==> flow/design.v <==
module ALU(
    clk,
    rst_n,
    valid,
    ready,
    mode,
    in_A,
    in_B,
    out
);
    input         clk, rst_n;
    input         valid;
    input  [1:0]  mode;  
    output        ready;
    input  [31:0] in_A, in_B;
    output [63:0] out;
    parameter IDLE = 3'd0;
    parameter MUL  = 3'd1;
    parameter DIV  = 3'd2;
    parameter AND = 3'd3;
    parameter OR = 3'd4;
    parameter OUT  = 3'd5;
    reg  [ 2:0] state, state_nxt;
    reg  [ 4:0] counter, counter_nxt;
    reg  [63:0] shreg, shreg_nxt;
    reg  [31:0] alu_in, alu_in_nxt;
    reg  [32:0] alu_out;
    reg         ready;
    assign out = shreg;
    always @(*) begin
        if(state==OUT) ready = 1;
        else ready = 0;
    end
    always @(*) begin
        case(state)
            IDLE: begin
                if(!valid)                state_nxt = IDLE;
                else if(valid && mode==0) state_nxt = MUL;
                else if(valid && mode==1) state_nxt = DIV;
                else if(valid && mode==2) state_nxt = AND;
                else                      state_nxt = OR;
            end
            MUL : state_nxt = (counter==31) ? OUT : MUL;
            DIV : state_nxt = (counter==31) ? OUT : DIV;
            AND : state_nxt = OUT;
            OR  : state_nxt = OUT;
            OUT : state_nxt = IDLE;
            default : state_nxt = IDLE;
        endcase
    end
    always @(*) begin
        if(state==MUL && counter<31) begin
            counter_nxt = counter + 1;
        end
        else if(state==DIV && counter<31) begin
            counter_nxt = counter + 1;
        end
        else begin
            counter_nxt = 0;
        end
    end
    always @(*) begin
        case(state)
            IDLE: begin
                if (valid) begin
                    alu_in_nxt = in_B;
                end
                else begin
                    alu_in_nxt = 0;
                end
            end
            OUT : begin
                alu_in_nxt = 0;
            end
            default: begin
                alu_in_nxt = alu_in;
            end
        endcase
    end
    always @(*) begin
        case(state)
            IDLE: alu_out = 0;
            MUL : begin
                if(shreg[0]==1)
                    alu_out = alu_in + shreg[63:32];
                else
                    alu_out = shreg[63:32];
            end
            DIV : begin
                if(shreg[62:31]>=alu_in) begin
                    alu_out = shreg[62:31] - alu_in;
                end
                else begin 
                    alu_out = shreg[62:31];
                end
            end
            AND : alu_out = shreg[31:0] & alu_in;
            OR  : alu_out = shreg[31:0] | alu_in;
            OUT : alu_out = 0;
            default : alu_out = 0;
        endcase
    end
    always @(*) begin
        case(state)
            IDLE: begin
                if (valid) begin
                    shreg_nxt[31:0] = in_A;
                    shreg_nxt[63:32] = 32'b0;
                end
                else begin
                    shreg_nxt[31:0] = 0;
                    shreg_nxt[63:32] = 32'b0;
                end
            end
            MUL : begin
                shreg_nxt = {alu_out, shreg[31:1]};
            end
            DIV : begin
                shreg_nxt = {alu_out[31:0], shreg[30:0], (shreg[62:31]>=alu_in)};
            end
            AND : shreg_nxt = {31'b0, alu_out};
            OR  : shreg_nxt = {31'b0, alu_out};
            OUT :  
            shreg_nxt = shreg;
            default :  
            shreg_nxt = shreg;
        endcase
    end
    always @(posedge clk or negedge rst_n) begin
        if (!rst_n) begin
            state <= IDLE;
            counter <= 0;
            shreg <= 0;
            alu_in <= 0;
        end
        else begin
            state <= state_nxt;
            counter <= counter_nxt;
            shreg <= shreg_nxt;
            alu_in <= alu_in_nxt;
        end
    end
endmodule
Reports on ALU --
Tool output for the design above, in the order of the flow. Lines are those of the file above, counted from 1. Operators carry their Yosys type and port widths (W data, S select, Z words). Not given: --
Design: design top ALU, clock port clk, library sky130hd, library corner tt_025C_1v80

After elaboration --
Counts by Yosys on the flattened word-level netlist (proc, flatten, opt, wreduce; memories kept). Register bits leave out memories and registers merged into their read ports (data or address). Print and check cells are left out. Cells with the same type and inputs are merged into one.
Storage and ports: register bits after elaboration 104, output and inout bits 65, elaborated cells 46
Operators by class: $add $sub $neg 3, magnitude comparators 2, equal/unequal tests 8, mux-type cells 17, bitwise gates (word level) 2, reduce/logical cells 10
Operators by type and width (number):
- $pmux W64 S4 | 1
- $pmux W33 S3 | 1
- $mux W33 | 2
- $pmux W32 S2 | 1
- $mux W32 | 2
- $add A32 B32 Y33 | 1
- $sub A32 B32 Y33 | 1
- $ge A32 B32 Y1 | 1
- $and A32 B32 Y32 | 1
- $or A32 B32 Y32 | 1
- $mux W3 | 6
- $pmux W3 S4 | 1
- $mux W5 | 2
- $eq A3 B2 Y1 const B | 2
- $eq A3 B3 Y1 const B | 2
- $logic_and A1 B1 Y1 | 5
- $add A5 B1 Y5 const B | 1
- $lt A5 B5 Y1 const B | 1
- $eq A5 B5 Y1 const B | 1
- $reduce_bool A4 Y1 | 1
- $eq A3 B1 Y1 const B | 1
- $logic_not A3 Y1 | 1
- $eq A2 B1 Y1 const B | 1
- $eq A2 B2 Y1 const B | 1
- $logic_not A2 Y1 | 1
- $reduce_bool A2 Y1 | 1
- $reduce_or A2 Y1 | 1
- $mux W1 | 1

Depth --
Depth = most cells in a row (Yosys ltp): at word level without a register or memory, in the mapped netlist without a sequential cell, where the memories' decode and read muxes count.
Depth: word-level depth 7, ABC_AREA 0, gate-level depth with buffers 15, mapped depth without buffers 13

After synthesis --
The flow's flattened synthesis, as Yosys stat reports it; memories are mapped. The netlist is that of the ABC_AREA named above (0 if unset); the other value can give another one. The area totals of this step are shown rounded.
Mapped netlist: cell count 1267, chip area (Yosys) 9951 um2, area of sequential cells 2679 um2, flip-flop cells 107, buffer cells 75
Cell types (number):
- sky130_fd_sc_hd__dfrtp_1 | 106
- sky130_fd_sc_hd__ha_1 | 66
- sky130_fd_sc_hd__o21ai_0 | 124
- sky130_fd_sc_hd__a21oi_1 | 105
- sky130_fd_sc_hd__nand2_1 | 122
- sky130_fd_sc_hd__nand3_1 | 73
- sky130_fd_sc_hd__nor2_1 | 95
- sky130_fd_sc_hd__a22o_1 | 34
- sky130_fd_sc_hd__a21o_1 | 35
- sky130_fd_sc_hd__xnor2_1 | 30
- sky130_fd_sc_hd__a222oi_1 | 25
- sky130_fd_sc_hd__clkbuf_1 | 63
- sky130_fd_sc_hd__inv_1 | 60
- sky130_fd_sc_hd__a221o_1 | 18
- sky130_fd_sc_hd__xor2_1 | 19
- sky130_fd_sc_hd__mux2i_1 | 15
- sky130_fd_sc_hd__a31oi_1 | 22
- sky130_fd_sc_hd__a211oi_1 | 18
Not listed: further types 67, cells in them 237.

Timing after synthesis --
Path of least setup slack by OpenSTA after synthesis, without wires, with an ideal clock, recovery checks aside; 20% of the period is set as input and as output delay. Where synthesis merged equal registers, the netlist keeps one of their names.
Timing path post-synthesis: kind register to register, start point register shreg[50], end point register shreg[42], period 8000 ps, data arrival time 3015 ps, data required time 7876 ps, setup slack 4861 ps, path delay 3139 ps, driving pins on the path 14, buffers on the path 2, synthesis period reached 3139 ps
"path delay" = arrival - input delay + setup time. "driving pins on the path": output pins that drive a net of the path, with the launching flip-flop's if there is one; two outputs of one cell count as two. "synthesis period reached" is the clock period less the worst setup slack; recovery checks do not enter. This is arithmetic on one report: input and output delays are still those of the set period (20% each). Between the ends stands the longest chain of elaborated cells between them, by number of cells; it is not shown to be the way that was timed. Of several equally long chains one is given. A line is the first line of the expression or statement that the cell stems from. Yosys adds cells for indexed reads and writes and turns some case tables into memories.
On the way, post-synthesis: path through sky130_fd_sc_hd__dfrtp_1 > sky130_fd_sc_hd__ha_1 > sky130_fd_sc_hd__buf_2 > sky130_fd_sc_hd__and3_2 > sky130_fd_sc_hd__nand2_2 > sky130_fd_sc_hd__or4_4 > sky130_fd_sc_hd__o21ai_4 > sky130_fd_sc_hd__a31o_2 > sky130_fd_sc_hd__o21a_4 > sky130_fd_sc_hd__buf_6 > sky130_fd_sc_hd__mux2_1 > sky130_fd_sc_hd__a211o_1 > sky130_fd_sc_hd__o211ai_1 > sky130_fd_sc_hd__nand2_1, length of the longest elaborated chain 4, elaborated cells between the ends (all ways) 4, those cells by class compare (1); mux (3)
RTL lines, path post-synthesis:
- from (decl) | RTL line 25 | reg  [63:0] shreg, shreg_nxt;
- from (assign) | RTL line 133 | shreg <= 0;
- from (assign) | RTL line 139 | shreg <= shreg_nxt;
- $ge A32 B32 Y1 | RTL line 90 | if(shreg[62:31]>=alu_in) begin
- $mux W33 | RTL line 90
- $pmux W33 S3 | RTL line 81 | case(state)
- $pmux W64 S4 | RTL line 104 | case(state)
- to (assign) | RTL line 133
- to (assign) | RTL line 139
- to (decl) | RTL line 25

Timing after layout --
From the final timing report of stored run 2: the path of least setup slack in the routed layout; clock arrival at registers is part of the times. The report prints the path's times to 10 ps; the period is as set.
Timing path after layout: kind register to register, start point register shreg[56], end point register shreg[20], period 4050 ps, data arrival time 3440 ps, data required time 4300 ps, setup slack 860 ps, driving pins on the path 14, buffers on the path 3
Between the ends stands the longest chain of elaborated cells between them, by number of cells; it is not shown to be the way that was timed. Of several equally long chains one is given.
On the way, after layout: path through sky130_fd_sc_hd__dfrtp_2 > sky130_fd_sc_hd__ha_4 > sky130_fd_sc_hd__nand4_1 > sky130_fd_sc_hd__buf_4 > sky130_fd_sc_hd__nor3_4 > sky130_fd_sc_hd__nand2_2 > sky130_fd_sc_hd__o21ai_4 > sky130_fd_sc_hd__or2_4 > sky130_fd_sc_hd__o21a_4 > sky130_fd_sc_hd__buf_12 > sky130_fd_sc_hd__buf_8 > sky130_fd_sc_hd__mux2i_4 > sky130_fd_sc_hd__a31oi_2 > sky130_fd_sc_hd__a221o_1, length of the longest elaborated chain 4, elaborated cells between the ends (all ways) 4, those cells by class compare (1); mux (3)
RTL lines, path after layout:
- from (decl) | RTL line 25 | reg  [63:0] shreg, shreg_nxt;
- from (assign) | RTL line 133 | shreg <= 0;
- from (assign) | RTL line 139 | shreg <= shreg_nxt;
- $ge A32 B32 Y1 | RTL line 90 | if(shreg[62:31]>=alu_in) begin
- $mux W33 | RTL line 90
- $pmux W33 S3 | RTL line 81 | case(state)
- $pmux W64 S4 | RTL line 104 | case(state)
- to (assign) | RTL line 133
- to (assign) | RTL line 139
- to (decl) | RTL line 25

--- measured runs ---
Below are 3 stored runs of the flow (Yosys, OpenROAD; platform sky130hd) on ALU, each with its settings and what was measured, unordered. Constraints: input delay and output delay 20% of the set period each, output load 0.01 pF.
"power" is the tool's figure for a default switching activity; nothing was simulated.
Measured values are rounded.
[stored run 1] settings: ABC_AREA=1, CAP_MARGIN=0, CELL_PAD_IN_SITES_DETAIL_PLACEMENT=0, CELL_PAD_IN_SITES_GLOBAL_PLACEMENT=1, CORE_MARGIN=10, CORE_UTILIZATION=52, CTS_CLUSTER_SIZE=62, MIN_ROUTING_LAYER=met2, SETUP_SLACK_MARGIN=0.61, period_ns=2.36, SLEW_MARGIN=20
[stored run 1] result: did not finish, routing stopped with GRT-0116
[stored run 2] settings: CORE_UTILIZATION=40, SETUP_SLACK_MARGIN=1.12, period_ns=4.05, CAP_MARGIN=20, CORE_MARGIN=2, SLEW_MARGIN=20
[stored run 2] result: chip area after synthesis (Yosys) 9951 um2, die area 26160 um2, utilization 60.9%, worst setup slack after layout 861 ps, total negative slack 0 ps, worst hold slack 475 ps, power 0.01556 W
[stored run 3] settings: ABC_AREA=1, CAP_MARGIN=10, CELL_PAD_IN_SITES_DETAIL_PLACEMENT=0, CELL_PAD_IN_SITES_GLOBAL_PLACEMENT=1, CORE_MARGIN=10, CORE_UTILIZATION=52, CTS_CLUSTER_SIZE=62, HOLD_SLACK_MARGIN=-0.04, MAX_ROUTING_LAYER=met4, MIN_ROUTING_LAYER=met2, SLEW_MARGIN=25, period_ns=5.47
[stored run 3] result: did not finish, routing stopped with GRT-0116
--- end ---
